==> flow/design.v <==
`timescale 1ns / 1ps
module pipelined(
    input  wire              clk,
    input  wire              rst,
    input  wire              in_valid,
    output wire              in_ready,
    input  wire signed [15:0] a,
    input  wire signed [15:0] b,
    input  wire signed [15:0] c,
    input  wire signed [15:0] d,
    input  wire signed [15:0] e,
    output reg               out_valid,
    input  wire              out_ready,
    output reg signed [31:0]  y
);
    wire s3_ready_in;
    wire s2_ready_in;
    wire s1_ready_in;
    assign s3_ready_in = (~out_valid) || (out_valid && out_ready);
    assign s2_ready_in = (~s2_valid)  || (s2_valid  && s3_ready_in);
    assign s1_ready_in = (~s1_valid)  || (s1_valid  && s2_ready_in);
    assign in_ready = s1_ready_in;
    wire in_send = in_valid && in_ready;
    reg signed [31:0] s1_p1;
    reg signed [31:0] s1_p2;
    reg signed [15:0] s1_e;
    reg               s1_valid;
    always @(posedge clk) begin
        if (rst) begin
            s1_valid <= 1'b0;
            s1_p1    <= 32'sd0;
            s1_p2    <= 32'sd0;
            s1_e     <= 16'sd0;
        end else if (s1_ready_in) begin
            s1_valid <= in_send;
            if (in_send) begin
                s1_p1 <= $signed(a) * $signed(b);
                s1_p2 <= $signed(c) * $signed(d);
                s1_e  <= e;
            end
        end
    end
    reg signed [31:0] s2_s;
    reg signed [15:0] s2_e;
    reg               s2_valid;
    always @(posedge clk) begin
        if (rst) begin
            s2_valid <= 1'b0;
            s2_s     <= 32'sd0;
            s2_e     <= 16'sd0;
        end else if (s2_ready_in) begin
            s2_valid <= s1_valid;
            if (s1_valid) begin
                s2_s <= s1_p1 + s1_p2;
                s2_e <= s1_e;
            end
        end
    end
    always @(posedge clk) begin
        if (rst) begin
            out_valid <= 1'b0;
            y         <= 32'sd0;
        end else if (s3_ready_in) begin
            out_valid <= s2_valid;
            if (s2_valid) begin
                y <= s2_s + $signed(s2_e);
            end
        end
    end
endmodule
# Reports on pipelined
# What the tools print for pipelined, step after step.
# Line numbers count from 1 in the design file above.
# Library cell names are shortened.
# Not given: -
[design]
design = "pipelined"
clock = "clk"
lib = "sky130hd"
lib_corner = "tt_025C_1v80"

# Elaborated design
# Source: Yosys, flattened and elaborated, memories not mapped. Widths are those after wreduce. Registers that Yosys merges into a memory's read port (data or address) are not register bits. Print and check cells do not count. Equal cells are merged and count once.
[bits]
ff_bits = 163
latchBits = 0
ram_bits = 0
romBits = 0
clocked_rd_ports_x_width = 0
memories = 0
in_bits = 84
out_inout_bits = 34
[classes]
addsub = 2
mul = 2
div_mod_pow = 0
cmp = 0
eq_ne = 0
n_shift = 0
mux = 0
n_logic = 3
reduce_logical = 10
[op_table]
columns = ["operator", "count"]
rows = [
  ["16-bit by 16-bit multiplier with 32-bit output", 2],
  ["32-bit by 16-bit adder with 32-bit output", 1],
  ["32-bit adder", 1],
  ["2-bit AND reduction", 3],
  ["1-bit logical AND", 4],
  ["1-bit logical OR", 3],
  ["1-bit NOT", 3],
]

# Depth
# Longest topological path by Yosys (ltp), each cell counted once; first at word level (registers and memories cut), then after technology mapping (sequential cells cut; the memories' decode and read muxes count).
[depth]
word_depth = 8
abc_area = 1
depth_mapped = 28

# Netlist
# Yosys stat after the flow's synthesis: flattened, memories mapped to cells. It holds for the ABC_AREA given above (unset counts as 0); a run with the other value may have another netlist.
# The area totals of this step are shown rounded.
[mapped]
stdcells = 4637
area_mm2 = 0.032
seqArea_mm2 = 0.00326
ffs = 163
buffers = 165
[by_type]
columns = ["cell_type", "count", "type_area_um2"]
rows = [
  ["fa_1", 526, 1.05E+04],
  ["inv_1", 1221, 4.58E+03],
  ["nand2_1", 1212, 4.55E+03],
  ["dfxtp_1", 163, 3263.13],
  ["ha_1", 226, 2.83E+03],
  ["nor2_1", 456, 1.71E+03],
  ["nand3_1", 181, 905.869],
  ["o21ai_0", 136, 680.653],
  ["a21oi_1", 122, 610.586],
  ["clkbuf_1", 141, 529.258],
  ["xor2_1", 39, 341.578],
  ["o21bai_1", 30, 225.216],
  ["nand4_1", 30, 187.68],
  ["xnor2_1", 18, 157.651],
  ["nor3_1", 25, 125.12],
  ["nand2_2", 18, 112.608],
  ["buf_2", 17, 85.082],
  ["nor3_2", 7, 70.067],
]
# Other cell types: 19; their cells: 69.

# Worst setup path after synthesis
# OpenSTA on the mapped netlist: ideal clock, no wires. The path of least setup slack (recovery checks aside). Input and output delay are each 20% of the period. Register names are those of the netlist, which keeps one name where synthesis merged equal registers.
[synth_timing]
path_kind = "input to register"
start = "input b[5]"
end = "register s1_p1[31]"
clock_period_ps = 8000
in_delay_ps = 1600
launch_ps = 1600
arrival_time_ps = 6671
required_ps = 7891
setup_slack_ps = 1220
delay_ps = 5180
path_stages = 25
period_less_setup_slack_ps = 6780
# "delay_ps" = arrival - input delay + setup time.
# "path_stages" counts driving pins, that of a launching flip-flop among them; a cell with two outputs on the path counts twice.
# "period_less_setup_slack_ps" = period - worst setup slack (recovery checks aside). The figure is calculated, with input and output delays left at 20% of the set period.
# The rows between start and end are the longest chain of elaborated cells between them; the timing report does not say that the signal goes this way. Where chains are equally long, one stands for them.
# A line is the first line of the expression or statement that the cell stems from. Yosys adds cells for indexed reads and writes and turns some case tables into memories.
[synth_between]
cell_sequence = "clkbuf_1 -> clkbuf_1 -> nand2_1 -> fa_1 -> inv_1 -> fa_1 -> inv_1 -> fa_1 -> fa_1 -> fa_1 -> fa_1 -> inv_1 -> ha_1 -> nand2_1 -> inv_1 -> nand2_1 -> nor2_1 -> and2_1 -> nand2_1 -> inv_1 -> nor2_1 -> nand2_1 -> nand3_1 -> nand2_1 -> inv_1"
elab_chain_len = 1
cells_between = 1
cone_lines = 1
cone_classes = "mul: 1"
[synth_rtl]
columns = ["item", "line", "text"]
rows = [
  ["from (decl)", 8, "input  wire signed [15:0] b,"],
  ["16-bit by 16-bit multiplier with 32-bit output", 37, "s1_p1 <= $signed(a) * $signed(b);"],
  ["to (assign)", 31, "s1_p1    <= 32'sd0;"],
  ["to (assign)", 37, ""],
  ["to (decl)", 24, "reg signed [31:0] s1_p1;"],
]

# Timing after layout
# Path of least setup slack in the final report of entry A (OpenROAD, finished layout, wires in). Where an end is a register, its clock arrival counts in the times.
# The path's times are printed in steps of 10 ps; the period is the one set.
[layout_timing]
path_kind = "input to register"
start = "input a[15]"
end = "register s1_p1[24]"
clock_period_ps = 8000
in_delay_ps = 1600
launch_ps = 1600
arrival_time_ps = 7720
required_ps = 8360
setup_slack_ps = 640
path_stages = 21
# The rows between start and end are the longest chain of elaborated cells between them; the timing report does not say that the signal goes this way. Where chains are equally long, one stands for them.
[layout_between]
cell_sequence = "clkdlybuf4s50_1 -> nand2_1 -> inv_1 -> fa_1 -> fa_1 -> inv_1 -> fa_1 -> fa_1 -> fa_1 -> fa_1 -> inv_1 -> ha_1 -> nand2_1 -> nor2_1 -> inv_1 -> nor2_1 -> nand4_1 -> nand4_1 -> nand3_1 -> nand2_1 -> inv_1"
elab_chain_len = 1
cells_between = 1
cone_lines = 1
cone_classes = "mul: 1"
[layout_rtl]
columns = ["item", "line", "text"]
rows = [
  ["from (decl)", 7, "input  wire signed [15:0] a,"],
  ["16-bit by 16-bit multiplier with 32-bit output", 37, "s1_p1 <= $signed(a) * $signed(b);"],
  ["to (assign)", 31, "s1_p1    <= 32'sd0;"],
  ["to (assign)", 37, ""],
  ["to (decl)", 24, "reg signed [31:0] s1_p1;"],
]

# Design pipelined on sky130hd. What follows are 6 stored runs of the flow, each under its own settings; their order means nothing. The constraints put input and output delay at 20% of the set period each and load the outputs with 0.01 pF.
# "achieved_period_ps": clock period set for the run, less the worst setup slack. It is reckoned from that one timing run; input and output delays stay at 20% of the period that was set.
# By "worst_path_allowed_less_slack_ps" is meant the share of the clock period that the worst setup path is allowed (20% is reserved at inputs, 20% at outputs), minus its slack. Clock arrival times at its registers enter into it.
# "worst_path_allowed_less_slack_ps" is known to 10 ps.
# Values from the reports are rounded here.

[[run]]
name = "entry A"
[run.settings]
ABC_AREA = 1
CAP_MARGIN = 25
CELL_PAD_IN_SITES_DETAIL_PLACEMENT = 1
CELL_PAD_IN_SITES_GLOBAL_PLACEMENT = 0
CTS_CLUSTER_SIZE = 33
HOLD_SLACK_MARGIN = -0.05
MAX_ROUTING_LAYER = "met4"
SLEW_MARGIN = 0
TNS_END_PERCENT = 55
period_ns = 8.0
CORE_MARGIN = 2
CORE_UTILIZATION = 40
[run.results]
timing.setup.tns_ps = 0
worst_hold_slack_ps = 477
worst_path_allowed_less_slack_ps = 5760
critical_path_type = "input to register"
post_route_stdcell_area_mm2 = 0.0351
util_pct = 44.4
achieved_period_ps = 7361
post_synth_area_mm2 = 0.032
final_setup_ws_ps = 639
die_footprint_mm2 = 0.0822

[[run]]
name = "entry B"
[run.settings]
CAP_MARGIN = 25
CELL_PAD_IN_SITES_DETAIL_PLACEMENT = 2
CORE_MARGIN = 8
CORE_UTILIZATION = 18
CTS_CLUSTER_DIAMETER = 201
CTS_CLUSTER_SIZE = 32
GPL_ROUTABILITY_DRIVEN = 1
HOLD_SLACK_MARGIN = 0.24
SLEW_MARGIN = 35
TNS_END_PERCENT = 60
period_ns = 8.0
[run.results]
timing.setup.tns_ps = 0
worst_hold_slack_ps = 456
worst_path_allowed_less_slack_ps = 6350
critical_path_type = "input to register"
post_route_stdcell_area_mm2 = 0.0336
util_pct = 21.6
achieved_period_ps = 7948
post_synth_area_mm2 = 0.0282
final_setup_ws_ps = 52
die_footprint_mm2 = 0.169

[[run]]
name = "entry C"
[run.settings]
CAP_MARGIN = 20
CELL_PAD_IN_SITES_DETAIL_PLACEMENT = 2
CTS_CLUSTER_DIAMETER = 201
CTS_CLUSTER_SIZE = 32
GPL_ROUTABILITY_DRIVEN = 1
SLEW_MARGIN = 25
TNS_END_PERCENT = 60
period_ns = 8.0
CORE_MARGIN = 2
CORE_UTILIZATION = 40
[run.results]
timing.setup.tns_ps = -7380
worst_hold_slack_ps = 469
worst_path_allowed_less_slack_ps = 7200
critical_path_type = "input to register"
post_route_stdcell_area_mm2 = 0.0324
util_pct = 46.4
achieved_period_ps = 8801
post_synth_area_mm2 = 0.0282
final_setup_ws_ps = -801
die_footprint_mm2 = 0.0726

[[run]]
name = "entry D"
[run.settings]
CAP_MARGIN = 25
CELL_PAD_IN_SITES_DETAIL_PLACEMENT = 2
CORE_MARGIN = 7
CORE_UTILIZATION = 18
CTS_CLUSTER_DIAMETER = 201
CTS_CLUSTER_SIZE = 32
GPL_ROUTABILITY_DRIVEN = 1
SLEW_MARGIN = 25
TNS_END_PERCENT = 60
period_ns = 8.0
[run.results]
timing.setup.tns_ps = 0
worst_hold_slack_ps = 458
worst_path_allowed_less_slack_ps = 6360
critical_path_type = "input to register"
post_route_stdcell_area_mm2 = 0.0335
util_pct = 21.5
achieved_period_ps = 7964
post_synth_area_mm2 = 0.0282
final_setup_ws_ps = 36
die_footprint_mm2 = 0.168

[[run]]
name = "entry E"
[run.settings]
CAP_MARGIN = 25
CELL_PAD_IN_SITES_DETAIL_PLACEMENT = 2
CORE_MARGIN = 8
CORE_UTILIZATION = 67
CTS_CLUSTER_DIAMETER = 308
CTS_CLUSTER_SIZE = 32
GPL_ROUTABILITY_DRIVEN = 1
HOLD_SLACK_MARGIN = 0.24
SETUP_SLACK_MARGIN = 1.22
SLEW_MARGIN = 35
TNS_END_PERCENT = 60
period_ns = 8.0
[run.results]
outcome = "did not finish, placement stopped with DPL-0033"

[[run]]
name = "entry F"
[run.settings]
CAP_MARGIN = 25
CELL_PAD_IN_SITES_DETAIL_PLACEMENT = 1
CELL_PAD_IN_SITES_GLOBAL_PLACEMENT = 0
CTS_CLUSTER_SIZE = 33
HOLD_SLACK_MARGIN = -0.05
SLEW_MARGIN = 0
TNS_END_PERCENT = 55
period_ns = 8.0
CORE_MARGIN = 2
CORE_UTILIZATION = 40
[run.results]
timing.setup.tns_ps = 0
worst_hold_slack_ps = 454
worst_path_allowed_less_slack_ps = 6120
critical_path_type = "input to register"
post_route_stdcell_area_mm2 = 0.0319
util_pct = 45.7
achieved_period_ps = 7724
post_synth_area_mm2 = 0.0282
final_setup_ws_ps = 276
die_footprint_mm2 = 0.0726
